==> flow/design.v <==
`timescale 1ns/1ns
module alu(
    input wire [15:0] a, b,
    input wire [3:0] alu_op,
    output reg [15:0] alu_result,
    output  wire zero
);
    always @(*) begin
    case (alu_op)
        4'b0000: alu_result = a + b;
        4'b0001: alu_result = a - b;
        4'b0010: alu_result = a & b;
        4'b0011 : alu_result = a | b;
        4'b0100: alu_result = a ^ b;
        4'b0101: alu_result = ($signed(a) < $signed(b)) ? 16'd1 : 16'd0;
        default : alu_result = 16'd0;
    endcase
end
    assign zero = (alu_result == 16'd0);
endmodule
module control(
    input wire [3:0] opcode,
    input wire is_nop,
    output reg reg_write,
    output reg alu_src,
    output reg mem_read,
    output reg mem_write,
    output reg mem_to_reg,
    output reg branch,
    output reg branch_ne,
    output reg jump,
    output reg halt,
    output reg [3:0] alu_op
);
    always @(*) begin
        reg_write = 0; alu_src = 0;
        mem_read = 0; mem_write = 0; mem_to_reg = 0;
        branch = 0; branch_ne = 0; jump = 0;
        halt = 0;
        alu_op = 4'b0000;
        if (is_nop) begin
        end else case (opcode)
            4'h0  : begin reg_write=1; alu_op=4'b0000; end
            4'h1  : begin reg_write=1; alu_op=4'b0001; end
            4'h2  : begin reg_write=1; alu_op=4'b0010; end
            4'h3   : begin reg_write=1; alu_op=4'b0011; end
            4'h4  : begin reg_write=1; alu_op=4'b0100; end
            4'h5  : begin reg_write=1; alu_op=4'b0101; end
            4'h6 : begin reg_write=1; alu_src=1; end
            4'h7 : begin reg_write=1; alu_src=1; alu_op=4'b0010; end
            4'h8  : begin reg_write=1; alu_src=1; alu_op=4'b0011; end
            4'h9 : begin reg_write=1; alu_src=1; alu_op=4'b0100; end
            4'hA   : begin reg_write=1; alu_src=1; mem_read=1; mem_to_reg=1; end
            4'hB   : begin alu_src=1; mem_write=1; end
            4'hC  : begin branch=1; alu_op=4'b0001; end
            4'hD  : begin branch_ne=1; alu_op=4'b0001; end
            4'hE : begin jump=1; end
            4'hF : begin halt=1; end
        endcase
    end
endmodule
`timescale 1ns/1ns
module regfile(
    input wire clk,
    input wire rst,
    input wire reg_write,
    input wire [3:0] rs1,
    input wire [3:0] rs2,
    input wire [3:0] rd,
    input wire [15:0] rd_data,
    output wire [15:0] rs1_data,
    output wire [15:0] rs2_data
);
    reg [15:0] regs [0:15];
    integer i;
    always @(posedge clk or posedge rst) begin
        if (rst) begin
            for (i = 0; i < 16; i = i + 1)
                regs[i] <= 16'd0;
        end 
        else if (reg_write && rd != 4'd0) begin
            regs[rd] <= rd_data;
        end
    end
    wire [15:0] rs1_raw = (rs1 == 4'd0) ? 16'd0 : regs[rs1];
    wire [15:0] rs2_raw = (rs2 == 4'd0) ? 16'd0 : regs[rs2];
    assign rs1_data = (reg_write && (rd == rs1) && (rd != 4'd0)) ? rd_data : rs1_raw;
    assign rs2_data = (reg_write && (rd == rs2) && (rd != 4'd0)) ? rd_data : rs2_raw;
endmodule
`timescale 1ns/1ns
module hazard_unit (
    input wire [3:0] ifid_rs1,
    input wire [3:0] ifid_rs2,
    input wire [3:0] idex_rd,
    input wire idex_mem_read,
    output reg pc_write,       
    output reg ifid_write,     
    output reg idex_flush      
);
    always @(*) begin
        pc_write = 1'b1;
        ifid_write = 1'b1;
        idex_flush = 1'b0;
        if (idex_mem_read &&
            (idex_rd != 4'd0) &&
            ((idex_rd == ifid_rs1) || (idex_rd == ifid_rs2))) begin
            pc_write = 1'b0;       
            ifid_write = 1'b0;     
            idex_flush = 1'b1;     
        end
    end
endmodule
`timescale 1ns/1ns
module forwarding_unit (
    input wire [3:0] idex_rs1,
    input wire [3:0] idex_rs2,
    input wire exmem_reg_write,
    input wire exmem_mem_to_reg,
    input wire [3:0] exmem_rd,
    input wire memwb_reg_write,
    input wire [3:0] memwb_rd,
    input wire wb_reg_write,
    input wire [3:0] wb_rd,
    output reg [1:0] forward_a,     
    output reg [1:0] forward_b      
);
    always @(*) begin
        forward_a = 2'b00;
        forward_b = 2'b00;
        if (exmem_reg_write && !exmem_mem_to_reg &&
            exmem_rd != 4'd0 &&
            exmem_rd == idex_rs1) begin
            forward_a = 2'b10;
        end
        else if (memwb_reg_write && memwb_rd != 4'd0 &&
                 !(exmem_reg_write && !exmem_mem_to_reg && exmem_rd == idex_rs1) &&
                 memwb_rd == idex_rs1) begin
            forward_a = 2'b01;
        end
        else if (wb_reg_write && wb_rd != 4'd0 && wb_rd == idex_rs1) begin
            forward_a = 2'b11;
        end
        if (exmem_reg_write && !exmem_mem_to_reg &&
            exmem_rd != 4'd0 &&
            exmem_rd == idex_rs2) begin
            forward_b = 2'b10;
        end
        else if (memwb_reg_write && memwb_rd != 4'd0 &&
                 !(exmem_reg_write && !exmem_mem_to_reg && exmem_rd == idex_rs2) &&
                 memwb_rd == idex_rs2) begin
            forward_b = 2'b01;
        end
        else if (wb_reg_write && wb_rd != 4'd0 && wb_rd == idex_rs2) begin
            forward_b = 2'b11;
        end
    end
endmodule
`timescale 1ns/1ns
module pipe_if_id (
    input wire clk,
    input wire rst,
    input wire stall,            
    input wire flush,            
    input wire [15:0] if_pc,
    input wire [15:0] if_instr,
    output reg [15:0] id_pc,
    output reg [15:0] id_instr
);
    always @(posedge clk or posedge rst) begin
        if (rst) begin
            id_pc <= 16'd0;
            id_instr <= 16'h0000;
        end
        else if (flush) begin
            id_pc <= 16'd0;
            id_instr <= 16'h0000;   
        end 
        else if (!stall) begin
            id_pc <= if_pc;
            id_instr <= if_instr;
        end
    end
endmodule
`timescale 1ns/1ns
module pipe_id_ex (
    input wire clk,
    input wire rst,
    input wire flush,
    input wire [15:0] id_pc,
    input wire [15:0] id_rs1_data,
    input wire [15:0] id_rs2_data,
    input wire [15:0] id_imm,
    input wire [3:0] id_rs1,
    input wire [3:0] id_rs2,
    input wire [3:0] id_rd,
    input wire [3:0] id_alu_op,
    input wire id_reg_write,
    input wire id_alu_src,
    input wire id_mem_read,
    input wire id_mem_write,
    input wire id_mem_to_reg,
    input wire id_branch,
    input wire id_branch_ne,
    output reg [15:0] ex_pc,
    output reg [15:0] ex_rs1_data,
    output reg [15:0] ex_rs2_data,
    output reg [15:0] ex_imm,
    output reg [3:0] ex_rs1,
    output reg [3:0] ex_rs2,
    output reg [3:0] ex_rd,
    output reg [3:0] ex_alu_op,
    output reg ex_reg_write,
    output reg ex_alu_src,
    output reg ex_mem_read,
    output reg ex_mem_write,
    output reg ex_mem_to_reg,
    output reg ex_branch,
    output reg ex_branch_ne
);
    always @(posedge clk or posedge rst) begin
        if (rst) begin
            ex_pc <= 16'd0;
            ex_rs1_data <= 16'd0;
            ex_rs2_data <= 16'd0;
            ex_imm <= 16'd0;
            ex_rs1 <= 4'd0;
            ex_rs2 <= 4'd0;
            ex_rd <= 4'd0;
            ex_alu_op <= 4'd0;
            ex_reg_write <= 1'b0;
            ex_alu_src <= 1'b0;
            ex_mem_read <= 1'b0;
            ex_mem_write <= 1'b0;
            ex_mem_to_reg <= 1'b0;
            ex_branch <= 1'b0;
            ex_branch_ne <= 1'b0;
        end
        else if (flush) begin
            ex_pc <= 16'd0;
            ex_rs1_data <= 16'd0;
            ex_rs2_data <= 16'd0;
            ex_imm <= 16'd0;
            ex_rs1 <= 4'd0;
            ex_rs2 <= 4'd0;
            ex_rd <= 4'd0;
            ex_alu_op <= 4'd0;
            ex_reg_write <= 1'b0;
            ex_alu_src <= 1'b0;
            ex_mem_read <= 1'b0;
            ex_mem_write <= 1'b0;
            ex_mem_to_reg <= 1'b0;
            ex_branch <= 1'b0;
            ex_branch_ne <= 1'b0;
        end
        else begin
            ex_pc <= id_pc;
            ex_rs1_data <= id_rs1_data;
            ex_rs2_data <= id_rs2_data;
            ex_imm <= id_imm;
            ex_rs1 <= id_rs1;
            ex_rs2 <= id_rs2;
            ex_rd <= id_rd;
            ex_alu_op <= id_alu_op;
            ex_reg_write <= id_reg_write;
            ex_alu_src <= id_alu_src;
            ex_mem_read <= id_mem_read;
            ex_mem_write <= id_mem_write;
            ex_mem_to_reg <= id_mem_to_reg;
            ex_branch <= id_branch;
            ex_branch_ne <= id_branch_ne;
        end
    end
endmodule
`timescale 1ns/1ns
module pipe_ex1_ex2 (
    input wire clk,
    input wire rst,
    input wire flush,            
    input wire [15:0] ex1_alu_result,
    input wire [15:0] ex1_rs2_data,
    input wire [15:0] ex1_branch_target,
    input wire [3:0] ex1_rd,
    input wire ex1_zero,
    input wire ex1_reg_write,
    input wire ex1_mem_read,
    input wire ex1_mem_write,
    input wire ex1_mem_to_reg,
    input wire ex1_branch,
    input wire ex1_branch_ne,
    output reg [15:0] ex2_alu_result,
    output reg [15:0] ex2_rs2_data,
    output reg [15:0] ex2_branch_target,
    output reg [3:0] ex2_rd,
    output reg ex2_zero,
    output reg ex2_reg_write,
    output reg ex2_mem_read,
    output reg ex2_mem_write,
    output reg ex2_mem_to_reg,
    output reg ex2_branch,
    output reg ex2_branch_ne
);
    always @(posedge clk or posedge rst) begin
        if (rst) begin
            ex2_alu_result <= 16'd0;
            ex2_rs2_data <= 16'd0;
            ex2_branch_target <= 16'd0;
            ex2_rd <= 4'd0;
            ex2_zero <= 1'b0;
            ex2_reg_write <= 1'b0;
            ex2_mem_read <= 1'b0;
            ex2_mem_write <= 1'b0;
            ex2_mem_to_reg <= 1'b0;
            ex2_branch <= 1'b0;
            ex2_branch_ne <= 1'b0;
        end 
        else if (flush) begin
            ex2_alu_result <= ex1_alu_result;
            ex2_rs2_data <= ex1_rs2_data;
            ex2_branch_target <= ex1_branch_target;
            ex2_rd <= ex1_rd;
            ex2_zero <= ex1_zero;
            ex2_reg_write <= 1'b0;
            ex2_mem_read <= 1'b0;
            ex2_mem_write <= 1'b0;
            ex2_mem_to_reg <= 1'b0;
            ex2_branch <= 1'b0;
            ex2_branch_ne <= 1'b0;
        end
        else begin
            ex2_alu_result <= ex1_alu_result;
            ex2_rs2_data <= ex1_rs2_data;
            ex2_branch_target <= ex1_branch_target;
            ex2_rd <= ex1_rd;
            ex2_zero <= ex1_zero;
            ex2_reg_write <= ex1_reg_write;
            ex2_mem_read <= ex1_mem_read;
            ex2_mem_write <= ex1_mem_write;
            ex2_mem_to_reg <= ex1_mem_to_reg;
            ex2_branch <= ex1_branch;
            ex2_branch_ne <= ex1_branch_ne;
        end
    end
endmodule
`timescale 1ns/1ns
module pipe_ex2_mem (
    input wire clk,
    input wire rst,
    input wire flush_mem,        
    input wire [15:0] ex2_alu_result,
    input wire [15:0] ex2_rs2_data,
    input wire [3:0]  ex2_rd,
    input wire [15:0] ex2_branch_target,
    input wire ex2_zero,
    input wire ex2_reg_write,
    input wire ex2_mem_read,
    input wire ex2_mem_write,
    input wire ex2_mem_to_reg,
    input wire ex2_branch,
    input wire ex2_branch_ne,
    output reg [15:0] mem_alu_result,
    output reg [15:0] mem_rs2_data,
    output reg [3:0]  mem_rd,
    output reg [15:0] mem_branch_target,
    output reg mem_zero,
    output reg mem_reg_write,
    output reg mem_mem_read,
    output reg mem_mem_write,
    output reg mem_mem_to_reg,
    output reg mem_branch,
    output reg mem_branch_ne
);
    always @(posedge clk or posedge rst) begin
        if (rst) begin
            mem_alu_result    <= 16'd0;
            mem_rs2_data      <= 16'd0;
            mem_rd            <= 4'd0;
            mem_branch_target <= 16'd0;
            mem_zero          <= 1'b0;
            mem_reg_write     <= 1'b0;
            mem_mem_read      <= 1'b0;
            mem_mem_write     <= 1'b0;
            mem_mem_to_reg    <= 1'b0;
            mem_branch        <= 1'b0;
            mem_branch_ne     <= 1'b0;
        end 
        else if (flush_mem) begin
            mem_alu_result    <= 16'd0;
            mem_rs2_data      <= 16'd0;
            mem_rd            <= 4'd0;
            mem_branch_target <= 16'd0;
            mem_zero          <= 1'b0;
            mem_reg_write     <= 1'b0;
            mem_mem_read      <= 1'b0;
            mem_mem_write     <= 1'b0;
            mem_mem_to_reg    <= 1'b0;
            mem_branch        <= 1'b0;
            mem_branch_ne     <= 1'b0;
        end 
        else begin
            mem_alu_result    <= ex2_alu_result;
            mem_rs2_data      <= ex2_rs2_data;
            mem_rd            <= ex2_rd;
            mem_branch_target <= ex2_branch_target;
            mem_zero          <= ex2_zero;
            mem_reg_write     <= ex2_reg_write;
            mem_mem_read      <= ex2_mem_read;
            mem_mem_write     <= ex2_mem_write;
            mem_mem_to_reg    <= ex2_mem_to_reg;
            mem_branch        <= ex2_branch;
            mem_branch_ne     <= ex2_branch_ne;
        end
    end
endmodule
`timescale 1ns/1ns
module pipe_mem_wb(
    input wire clk,
    input wire rst,
    input wire flush,           
    input wire mem_to_reg_in,
    input wire reg_write_in,
    input wire [15:0] alu_result_in,
    input wire [15:0] mem_data_in,
    input wire [3:0] rd_in,
    output reg mem_to_reg,
    output reg reg_write,
    output reg [15:0] alu_result,
    output reg [15:0] mem_data,
    output reg [3:0] rd
);
    always @(posedge clk or posedge rst) begin
        if (rst) begin
            mem_to_reg <= 1'b0;
            reg_write  <= 1'b0;
            alu_result <= 16'd0;
            mem_data   <= 16'd0;
            rd         <= 4'd0;
        end
        else if (flush) begin
            mem_to_reg <= 1'b0;
            reg_write  <= 1'b0;
            alu_result <= 16'd0;
            mem_data   <= 16'd0;
            rd         <= 4'd0;
        end
        else begin
            mem_to_reg <= mem_to_reg_in;
            reg_write  <= reg_write_in;
            alu_result <= alu_result_in;
            mem_data   <= mem_data_in;
            rd         <= rd_in;
        end
    end
endmodule
`timescale 1ns/1ns
module if_stage(
    input wire clk,
    input wire rst,
    input wire stall_if,           
    input wire flush_if,           
    input wire halt,               
    input wire branch_taken,       
    input wire [15:0] branch_target,   
    input wire jump_taken,         
    input wire [15:0] jump_target,     
    output wire [7:0] imem_addr,
    input wire [15:0] imem_data,
    output reg [15:0] if_pc,       
    output wire [15:0] if_instr    
);
    assign imem_addr = if_pc[7:0];
    assign if_instr = imem_data;
    always @(posedge clk or posedge rst) begin
        if (rst) begin
            if_pc <= 16'd0;
        end
        else if (branch_taken) begin
            if_pc <= branch_target;
        end
        else if (!stall_if && !halt) begin
            if (jump_taken) begin
                if_pc <= jump_target;
            end
            else begin
                if_pc <= if_pc + 16'd1;
            end
        end
    end
endmodule
`timescale 1ns/1ns
module cpu_top_pipeline (
    input wire clk,
    input wire rst,
    output wire [7:0]  imem_addr,
    input  wire [15:0] imem_data,
    output wire [7:0]  dmem_addr,
    output wire [15:0] dmem_wdata,
    output wire        dmem_we,
    input  wire [15:0] dmem_rdata,
    output wire        halted
);
    wire [15:0] if_pc, if_instr;
    wire if_stall, if_flush;
    wire [15:0] id_pc, id_instr;
    wire [3:0] id_opcode, id_rd, id_rs1, id_rs2;
    wire [15:0] id_rs1_data, id_rs2_data, id_imm;
    wire id_reg_write, id_alu_src, id_mem_read, id_mem_write, id_mem_to_reg;
    wire id_branch, id_branch_ne, id_jump;
    wire [3:0] id_alu_op;
    wire id_halt, id_pc_write;
    wire [15:0] ex1_pc, ex1_rs1_data, ex1_rs2_data, ex1_imm;
    wire [3:0] ex1_rd, ex1_rs1, ex1_rs2, ex1_alu_op;
    wire ex1_reg_write, ex1_alu_src, ex1_mem_read, ex1_mem_write, ex1_mem_to_reg;
    wire ex1_branch, ex1_branch_ne;
    wire [15:0] ex1_alu_result, ex1_branch_target;
    wire ex1_zero;
    wire [1:0] forward_a, forward_b;
    wire [15:0] ex1_rs1_fwd, ex1_rs2_fwd;
    wire [15:0] ex2_alu_result, ex2_rs2_data, ex2_branch_target;
    wire [3:0] ex2_rd;
    wire ex2_reg_write, ex2_mem_read, ex2_mem_write, ex2_mem_to_reg;
    wire ex2_branch, ex2_branch_ne, ex2_zero;
    wire [15:0] mem_alu_result, mem_rs2_data, mem_read_data, mem_branch_target;
    wire [3:0] mem_rd;
    wire mem_reg_write, mem_mem_read, mem_mem_write, mem_mem_to_reg;
    wire mem_branch, mem_branch_ne, mem_zero;
    wire [15:0] wb_alu_result, wb_mem_data, wb_write_data;
    wire [3:0] wb_rd;
    wire wb_reg_write, wb_mem_to_reg;
    wire stall_signal, flush_signal;
    wire branch_taken, jump_taken;
    wire [15:0] jump_target;
    wire ifid_write_en;
    reg fetch_stop;
    reg halt_ex1, halt_ex2, halt_mem, halt_wb;
    wire id_halt_go;
    assign halted = halt_wb;
    always @(posedge clk or posedge rst) begin
        if (rst) begin
            fetch_stop <= 1'b0;
            halt_ex1 <= 1'b0;
            halt_ex2 <= 1'b0;
            halt_mem <= 1'b0;
            halt_wb <= 1'b0;
        end
        else begin
            if (branch_taken)
                fetch_stop <= 1'b0;
            else if (id_halt_go)
                fetch_stop <= 1'b1;
            halt_ex1 <= id_halt_go;
            halt_ex2 <= halt_ex1 && !branch_taken;
            halt_mem <= halt_ex2;
            halt_wb <= halt_wb || halt_mem;
        end
    end
    hazard_unit u_hazard (
        .ifid_rs1(id_rs1),
        .ifid_rs2(id_rs2),
        .idex_rd(ex1_rd),
        .idex_mem_read(ex1_mem_read),
        .pc_write(id_pc_write),
        .ifid_write(ifid_write_en),
        .idex_flush(flush_signal)
    );
    assign stall_signal = ~ifid_write_en;
    assign jump_taken = id_jump && !stall_signal && !branch_taken && !fetch_stop;
    assign id_halt_go = id_halt && !stall_signal && !branch_taken && !fetch_stop;
    assign jump_target = {{4{id_instr[11]}}, id_instr[11:0]};   
    assign branch_taken = (ex2_branch && ex2_zero) || (ex2_branch_ne && !ex2_zero);
    assign if_flush = branch_taken || jump_taken || id_halt_go || fetch_stop;
    if_stage u_if (
        .clk(clk),
        .rst(rst),
        .stall_if(stall_signal),
        .flush_if(if_flush),
        .halt(fetch_stop || id_halt_go),
        .branch_taken(branch_taken),
        .branch_target(ex2_branch_target),
        .jump_taken(jump_taken),
        .jump_target(jump_target),
        .imem_addr(imem_addr),
        .imem_data(imem_data),
        .if_pc(if_pc),
        .if_instr(if_instr)
    );
    pipe_if_id u_if_id (
        .clk(clk),
        .rst(rst),
        .stall(stall_signal),
        .flush(if_flush),
        .if_pc(if_pc),
        .if_instr(if_instr),
        .id_pc(id_pc),
        .id_instr(id_instr)
    );
    assign id_opcode = id_instr[15:12];
    assign id_rd = id_instr[11:8];
    assign id_rs1 = id_instr[7:4];
    assign id_rs2 = id_instr[3:0];
    assign id_imm = {{12{id_instr[3]}}, id_instr[3:0]};   
    control u_ctrl (
        .opcode(id_opcode),
        .is_nop(id_instr == 16'h0000),
        .reg_write(id_reg_write),
        .alu_src(id_alu_src),
        .mem_read(id_mem_read),
        .mem_write(id_mem_write),
        .mem_to_reg(id_mem_to_reg),
        .branch(id_branch),
        .branch_ne(id_branch_ne),
        .jump(id_jump),
        .alu_op(id_alu_op),
        .halt(id_halt)
    );
    regfile u_rf (
        .clk(clk),
        .rst(rst),
        .reg_write(wb_reg_write),
        .rs1(id_rs1),
        .rs2(id_rs2),
        .rd(wb_rd),
        .rd_data(wb_write_data),
        .rs1_data(id_rs1_data),
        .rs2_data(id_rs2_data)
    );
    pipe_id_ex u_id_ex (
        .clk(clk),
        .rst(rst),
        .flush(flush_signal || if_flush),
        .id_pc(id_pc),
        .id_rs1(id_rs1),
        .id_rs2(id_rs2),
        .id_rd(id_rd),
        .id_rs1_data(id_rs1_data),
        .id_rs2_data(id_rs2_data),
        .id_imm(id_imm),
        .id_alu_op(id_alu_op),
        .id_reg_write(id_reg_write),
        .id_alu_src(id_alu_src),
        .id_mem_read(id_mem_read),
        .id_mem_write(id_mem_write),
        .id_mem_to_reg(id_mem_to_reg),
        .id_branch(id_branch),
        .id_branch_ne(id_branch_ne),
        .ex_pc(ex1_pc),
        .ex_rs1(ex1_rs1),
        .ex_rs2(ex1_rs2),
        .ex_rd(ex1_rd),
        .ex_rs1_data(ex1_rs1_data),
        .ex_rs2_data(ex1_rs2_data),
        .ex_imm(ex1_imm),
        .ex_alu_op(ex1_alu_op),
        .ex_reg_write(ex1_reg_write),
        .ex_alu_src(ex1_alu_src),
        .ex_mem_read(ex1_mem_read),
        .ex_mem_write(ex1_mem_write),
        .ex_mem_to_reg(ex1_mem_to_reg),
        .ex_branch(ex1_branch),
        .ex_branch_ne(ex1_branch_ne)
    );
    forwarding_unit u_fwd (
        .idex_rs1(ex1_rs1),
        .idex_rs2(ex1_rs2),
        .exmem_reg_write(ex2_reg_write),
        .exmem_mem_to_reg(ex2_mem_to_reg),
        .exmem_rd(ex2_rd),
        .memwb_reg_write(mem_reg_write),
        .memwb_rd(mem_rd),
        .wb_reg_write(wb_reg_write),
        .wb_rd(wb_rd),
        .forward_a(forward_a),
        .forward_b(forward_b)
    );
    wire [15:0] mem_fwd_data = mem_mem_to_reg ? mem_read_data : mem_alu_result;
    assign ex1_rs1_fwd = (forward_a == 2'b10) ? ex2_alu_result :
                         (forward_a == 2'b01) ? mem_fwd_data : 
                         (forward_a == 2'b11) ? wb_write_data :
                         ex1_rs1_data;
    assign ex1_rs2_fwd = (forward_b == 2'b10) ? ex2_alu_result :
                         (forward_b == 2'b01) ? mem_fwd_data : 
                         (forward_b == 2'b11) ? wb_write_data :
                         ex1_rs2_data;
    wire [15:0] alu_input_b = ex1_alu_src ? ex1_imm : ex1_rs2_fwd;
    alu u_alu (
        .a(ex1_rs1_fwd),
        .b(alu_input_b),
        .alu_op(ex1_alu_op),
        .alu_result(ex1_alu_result),
        .zero(ex1_zero)
    );
    assign ex1_branch_target = ex1_pc + ex1_imm;
    pipe_ex1_ex2 u_ex1_ex2 (
        .clk(clk),
        .rst(rst),
        .flush(branch_taken),
        .ex1_alu_result(ex1_alu_result),
        .ex1_rs2_data(ex1_rs2_fwd),
        .ex1_rd(ex1_rd),
        .ex1_branch_target(ex1_branch_target),
        .ex1_zero(ex1_zero),
        .ex1_reg_write(ex1_reg_write),
        .ex1_mem_read(ex1_mem_read),
        .ex1_mem_write(ex1_mem_write),
        .ex1_mem_to_reg(ex1_mem_to_reg),
        .ex1_branch(ex1_branch),
        .ex1_branch_ne(ex1_branch_ne),
        .ex2_alu_result(ex2_alu_result),
        .ex2_rs2_data(ex2_rs2_data),
        .ex2_rd(ex2_rd),
        .ex2_branch_target(ex2_branch_target),
        .ex2_zero(ex2_zero),
        .ex2_reg_write(ex2_reg_write),
        .ex2_mem_read(ex2_mem_read),
        .ex2_mem_write(ex2_mem_write),
        .ex2_mem_to_reg(ex2_mem_to_reg),
        .ex2_branch(ex2_branch),
        .ex2_branch_ne(ex2_branch_ne)
    );
    pipe_ex2_mem u_ex2_mem (
        .clk(clk),
        .rst(rst),
        .flush_mem(1'b0),
        .ex2_alu_result(ex2_alu_result),
        .ex2_rs2_data(ex2_rs2_data),
        .ex2_rd(ex2_rd),
        .ex2_branch_target(ex2_branch_target),
        .ex2_reg_write(ex2_reg_write),
        .ex2_mem_read(ex2_mem_read),
        .ex2_mem_write(ex2_mem_write),
        .ex2_mem_to_reg(ex2_mem_to_reg),
        .ex2_branch(ex2_branch),
        .ex2_branch_ne(ex2_branch_ne),
        .ex2_zero(ex2_zero),
        .mem_alu_result(mem_alu_result),
        .mem_rs2_data(mem_rs2_data),
        .mem_rd(mem_rd),
        .mem_branch_target(mem_branch_target),
        .mem_reg_write(mem_reg_write),
        .mem_mem_read(mem_mem_read),
        .mem_mem_write(mem_mem_write),
        .mem_mem_to_reg(mem_mem_to_reg),
        .mem_branch(mem_branch),
        .mem_branch_ne(mem_branch_ne),
        .mem_zero(mem_zero)
    );
    assign dmem_addr = mem_alu_result[7:0];
    assign dmem_wdata = mem_rs2_data;
    assign dmem_we = mem_mem_write;
    assign mem_read_data = dmem_rdata;
    pipe_mem_wb u_mem_wb (
        .clk(clk),
        .rst(rst),
        .flush(1'b0),
        .mem_to_reg_in(mem_mem_to_reg),
        .reg_write_in(mem_reg_write),
        .alu_result_in(mem_alu_result),
        .mem_data_in(mem_read_data),
        .rd_in(mem_rd),
        .mem_to_reg(wb_mem_to_reg),
        .reg_write(wb_reg_write),
        .alu_result(wb_alu_result),
        .mem_data(wb_mem_data),
        .rd(wb_rd)
    );
    assign wb_write_data = wb_mem_to_reg ? wb_mem_data : wb_alu_result;
endmodule
From RTL to reports: cpu_top_pipeline:

Tool output for the design above, in the order of the flow.
Line numbers count from 1 in the design file above.
Library cell names are shortened.
A cell with n/a has no value.

* design top: cpu_top_pipeline
* clock: clk
* library: sky130hd
* library corner: tt_025C_1v80

After elaboration:

Counts by Yosys on the flattened word-level netlist (proc, flatten, opt, wreduce). Print and check cells are left out. Cells with the same type and inputs are merged into one.
Memory sizes are those after Yosys's memory passes, which may raise the word count (mostly to a power of two), join words into wider ones and drop unused or constant bits.

* flip-flop bits (word level): 515
* ROM bits: 192
* memory cells: 1
* output and inout port bits: 34
* elaborated cells: 271

Memory list
* (no name shown): words 16, width 12, read ports 1, write ports 0, RTL line 42 `end else case (opcode)`

* $add $sub $neg: 4
* order comparisons: 1
* eq/ne operators: 67
* multiplexer cells: 64
* bitwise operators: 3
* reduce/logical cells: 72

Operator list (number)
* 16-bit parallel mux with 15-bit select: 2
* 16-bit two-way mux: 24
* 4-bit == test (second input constant): 24
* 16-bit parallel mux with 6-bit select: 1
* 4-bit by 3-bit == test with 1-bit output (second input constant): 14
* 4-bit == test: 10
* 16-bit adder: 2
* 16-bit logical NOT: 2
* 4-bit by 2-bit == test with 1-bit output (second input constant): 8
* 1-bit logical AND: 30
* 2-bit AND reduction: 15
* 1-bit two-way mux: 26
* 4-bit two-way mux: 5
* 16-bit by 1-bit adder with 16-bit output (second input constant): 1
* 16-bit subtractor: 1
* 16-bit < comparator: 1
* 16-bit AND: 1
* 16-bit bitwise OR: 1
* 16-bit bitwise XOR: 1
* 4-bit by 1-bit == test with 1-bit output (second input constant): 4
* 4-bit nonzero test: 4
* 4-bit logical NOT: 3
* 2-bit two-way mux: 6
* 1-bit logical OR: 8
* 1-bit logical NOT: 8
* 2-bit == test (second input constant): 4
* 2-bit by 1-bit == test with 1-bit output (second input constant): 2
* 2-bit nonzero test: 2
* 2-bit != test (second input constant): 1

Depth:

Yosys ltp: most cells in a row. Word level: on the elaborated netlist, between registers, memories and ports. Mapped: between sequential cells and ports; inverters and the memories' decode and read muxes count.

* depth after elaboration: 17
* ABC_AREA: 0
* mapped depth: 22
* gate-level depth less buffers: 19

Synthesis result:

Source: synth_stat.txt of the flow (Yosys; design flattened, memories mapped). It holds for the ABC_AREA given above (unset counts as 0); a run with the other value may have another netlist.

* mapped cells: 2503
* cell area after synthesis: 23506.3 µm²
* area of sequential cells: 11636.2 µm²
* flip-flops: 465
* buffer cells: 203

Cell types
* dfrtp_1: number 465, total area 1.16E+04 µm²
* a21oi_1: number 294, total area 1.47E+03 µm²
* nor2_1: number 361, total area 1355.05 µm²
* a22oi_1: number 126, total area 945.907 µm²
* o21ai_0: number 157, total area 785.754 µm²
* ha_1: number 57, total area 713.184 µm²
* clkbuf_1: number 167, total area 626.851 µm²
* nand2_1: number 152, total area 570.547 µm²
* a22o_1: number 45, total area 394.128 µm²
* xnor2_1: number 38, total area 332.819 µm²
* a222oi_1: number 32, total area 320.307 µm²
* a211oi_1: number 41, total area 307.795 µm²
* inv_1: number 71, total area 266.506 µm²
* mux2i_1: number 25, total area 250.24 µm²
* mux2_2: number 20, total area 225.216 µm²
* nand3_1: number 37, total area 185.178 µm²
* a221oi_1: number 21, total area 183.926 µm²
* and2_1: number 29, total area 181.424 µm²

Not listed: further types 67, cells in them 365.
The figures by module come from a second, unflattened synthesis with its own total; it is not the netlist above.

* cell total of the unflattened synthesis: 2749
* area total of the unflattened synthesis: 30395.4 µm²

Each row is one instance without its submodules.

Modules
* regfile: instances 1, cells 1306, area 14176.1 µm²
* pipe_id_ex: instances 1, cells 184, area 2791.4 µm²
* alu: instances 1, cells 389, area 2667.6 µm²
* cpu_top_pipeline: instances 1, cells 215, area 2402.3 µm²
* pipe_ex2_mem: instances 1, cells 125, area 1888.1 µm²
* pipe_ex1_ex2: instances 1, cells 66, area 1517.7 µm²
* if_stage: instances 1, cells 183, area 1476.4 µm²
* pipe_mem_wb: instances 1, cells 81, area 1406.3 µm²
* pipe_if_id: instances 1, cells 104, area 1327.5 µm²
* forwarding_unit: instances 1, cells 48, area 406.6 µm²
* control: instances 1, cells 34, area 203.9 µm²
* hazard_unit: instances 1, cells 14, area 131.4 µm²

Path before layout:

Path of least setup slack by OpenSTA after synthesis, without wires, with an ideal clock, recovery checks aside; 20% of the period is set as input and as output delay. Where synthesis merged equal registers, the netlist keeps one of their names.

* path type: register to register
* from: register u_id_ex.ex_imm[14]
* to: register u_ex1_ex2.ex2_zero
* clock period: 5.5 ns
* library setup time: 0.095 ns
* launch time at the first pin: 0.000 ns
* arrival time: 4.841 ns
* slack: 0.564 ns
* delay of the path: 4.936 ns
* stages on the path: 21
* buffers on the path: 2
* period reached after synthesis: 4.936 ns

"delay of the path" = arrival - input delay + setup time.
"stages on the path" counts driving pins, that of a launching flip-flop among them; a cell with two outputs on the path counts twice.
"period reached after synthesis" = period - worst setup slack (recovery checks aside). The figure is calculated, with input and output delays left at 20% of the set period.
Between the ends stands the longest chain of elaborated cells between them, by number of cells; it is not shown to be the way that was timed. Of several equally long chains one is given.
Each line given opens the expression or statement behind the cell; cells for indexed reads and writes are added by Yosys, which also makes memories of some case tables.
At most two assigning lines are given for a register; there are more.

* path through: dfrtp_1 > clkbuf_1 > inv_1 > a221o_1 > nor4_1 > nand2_1 > and2_1 > clkbuf_1 > a211o_1 > a31oi_1 > mux2i_1 > fa_1 > nand2b_1 > a211o_1 > a21oi_2 > a311oi_1 > a221o_1 > or4_1 > a2111oi_2 > nand4b_1 > nor4b_2
* cells in the longest elaborated chain: 5
* elaborated cells between the ends (all ways): 10
* source lines of those cells: 9
* classes of those cells: add/sub: 2; compare: 1; mux: 3; logic: 3; reduce/logical: 1

RTL lines, path post-synthesis
* from (decl): RTL line 207 `output reg [15:0] ex_imm,`
* from (assign): RTL line 225 `ex_imm <= 16'd0;`
* from (assign): RTL line 259 `ex_imm <= id_imm;`
* 16-bit two-way mux: RTL line 683 `wire [15:0] alu_input_b = ex1_alu_src ? ex1_imm : ex1_rs2_fwd;`
* 16-bit < comparator: RTL line 15 `4'b0101: alu_result = ($signed(a) < $signed(b)) ? 16'd1 : 16'd0;`
* 1-bit two-way mux: RTL line 15
* 16-bit parallel mux with 6-bit select: RTL line 9 `case (alu_op)`
* 16-bit logical NOT: RTL line 19 `assign zero = (alu_result == 16'd0);`
* to (assign): RTL line 321 `ex2_zero <= ex1_zero;`
* to (assign): RTL line 334 `ex2_zero <= ex1_zero;`
* to (decl): RTL line 294 `output reg ex2_zero,`

Some nets on the timed path still bear RTL names; the line given drives or declares the net.

Named nets, post-synthesis
* ex1_rs2_fwd[1]: RTL line 679 `assign ex1_rs2_fwd = (forward_b == 2'b10) ? ex2_alu_result :`
* ex1_alu_result[6]: RTL line 9

Timing after layout:

From the final timing report of record 1: the path of least setup slack in the routed layout; clock arrival at registers is part of the times.

* path type: register to register
* from: register u_ex1_ex2.ex2_rd[1]
* to: register u_ex1_ex2.ex2_zero
* clock period: 5.5 ns
* library setup time: 0.09 ns
* launch time at the first pin: 0.62 ns
* arrival time: 5.72 ns
* slack: 0.31 ns
* stages on the path: 21
* buffers on the path: 1

At most two assigning lines are given for a register; there are more.

* path through: dfrtp_1 > inv_1 > a221o_1 > nor4_1 > buf_4 > nor3_2 > a211o_1 > a31oi_1 > mux2_2 > ha_1 > inv_1 > fa_1 > nand2b_1 > a21oi_1 > o22ai_1 > nand3b_1 > or3_1 > or4_1 > a2111oi_2 > nand4b_1 > nor4b_2
* elaborated cells between the ends (all ways): 40
* classes of those cells: add/sub: 2; compare: 1; eq/ne: 8; mux: 13; logic: 3; reduce/logical: 13

RTL lines, path after layout
* from (decl): RTL line 293 `output reg [3:0] ex2_rd,`
* from (assign): RTL line 320 `ex2_rd <= ex1_rd;`
* from (assign): RTL line 333 `ex2_rd <= ex1_rd;`
* to (assign): RTL line 321 `ex2_zero <= ex1_zero;`
* to (assign): RTL line 334 `ex2_zero <= ex1_zero;`
* to (decl): RTL line 294 `output reg ex2_zero,`

Chain of elaborated cells between the ends: none given.
Some nets on the timed path still bear RTL names; the line given drives or declares the net.

Named nets, after layout
* ex1_rs2_fwd[0]: RTL line 679 `assign ex1_rs2_fwd = (forward_b == 2'b10) ? ex2_alu_result :`
* ex1_alu_result[4]: RTL line 9 `case (alu_op)`

Subject: flow runs of cpu_top_pipeline

Hi,

Design cpu_top_pipeline on sky130hd. What follows are 3 stored runs of the flow, each under its own settings; their order means nothing. The constraints put input and output delay at 20% of the set period each and load the outputs with 0.01 pF.
By "period achieved" is meant the clock period of the run minus its worst setup slack. This is arithmetic on one report: input and output delays are still those of the set period (20% each).
By "time used up by the worst setup path" is meant the share of the clock period that the worst setup path is allowed (20% is reserved at inputs, 20% at outputs), minus its slack. Clock arrival times at its registers enter into it.

### Record 1

Settings: `CELL_PAD_IN_SITES_DETAIL_PLACEMENT=0`, `CELL_PAD_IN_SITES_GLOBAL_PLACEMENT=3`, `CORE_MARGIN=9`, `CORE_UTILIZATION=28`, `CTS_CLUSTER_DIAMETER=99`, `GPL_ROUTABILITY_DRIVEN=0`, `PLACE_DENSITY_LB_ADDON=0.16`, `TNS_END_PERCENT=45`, `period_ns=5.5`, `CAP_MARGIN=20`, `SLEW_MARGIN=20`

- Chip area after synthesis (Yosys): 23,506.3 µm²
- Area inside the die boundary: 94,707.0 µm²
- Utilization after routing: 33.6%
- Setup slack of the worst path: 0.314 ns
- Worst-case hold slack: 0.347 ns
- Period achieved: 5.186 ns
- Time used up by the worst setup path: 5.19 ns
- Worst path kind: register to register

### Record 2

Settings: `CAP_MARGIN=0`, `CORE_ASPECT_RATIO=1.65`, `CORE_UTILIZATION=27`, `GPL_ROUTABILITY_DRIVEN=1`, `MAX_ROUTING_LAYER=met5`, `PLACE_DENSITY_LB_ADDON=0.21`, `SLEW_MARGIN=0`, `period_ns=5.2`, `CORE_MARGIN=2`

- Chip area after synthesis (Yosys): 23,506.3 µm²
- Area inside the die boundary: 89,511.4 µm²
- Utilization after routing: 32.4%
- Setup slack of the worst path: 0.175 ns
- Worst-case hold slack: 0.349 ns
- Period achieved: 5.025 ns
- Time used up by the worst setup path: 5.02 ns
- Worst path kind: register to register

### Record 3

Settings: `ABC_AREA=0`, `CAP_MARGIN=5`, `CORE_UTILIZATION=52`, `CTS_CLUSTER_DIAMETER=77`, `CTS_CLUSTER_SIZE=84`, `GPL_ROUTABILITY_DRIVEN=0`, `GPL_TIMING_DRIVEN=1`, `MIN_ROUTING_LAYER=met1`, `PLACE_DENSITY_LB_ADDON=0.19`, `period_ns=8.12`, `CORE_MARGIN=2`, `SLEW_MARGIN=20`

- Chip area after synthesis (Yosys): 23,506.3 µm²
- Area inside the die boundary: 46,922.1 µm²
- Utilization after routing: 58.1%
- Setup slack of the worst path: 2.100 ns
- Worst-case hold slack: 0.334 ns
- Period achieved: 6.020 ns
- Time used up by the worst setup path: 6.02 ns
- Worst path kind: register to register

Regards
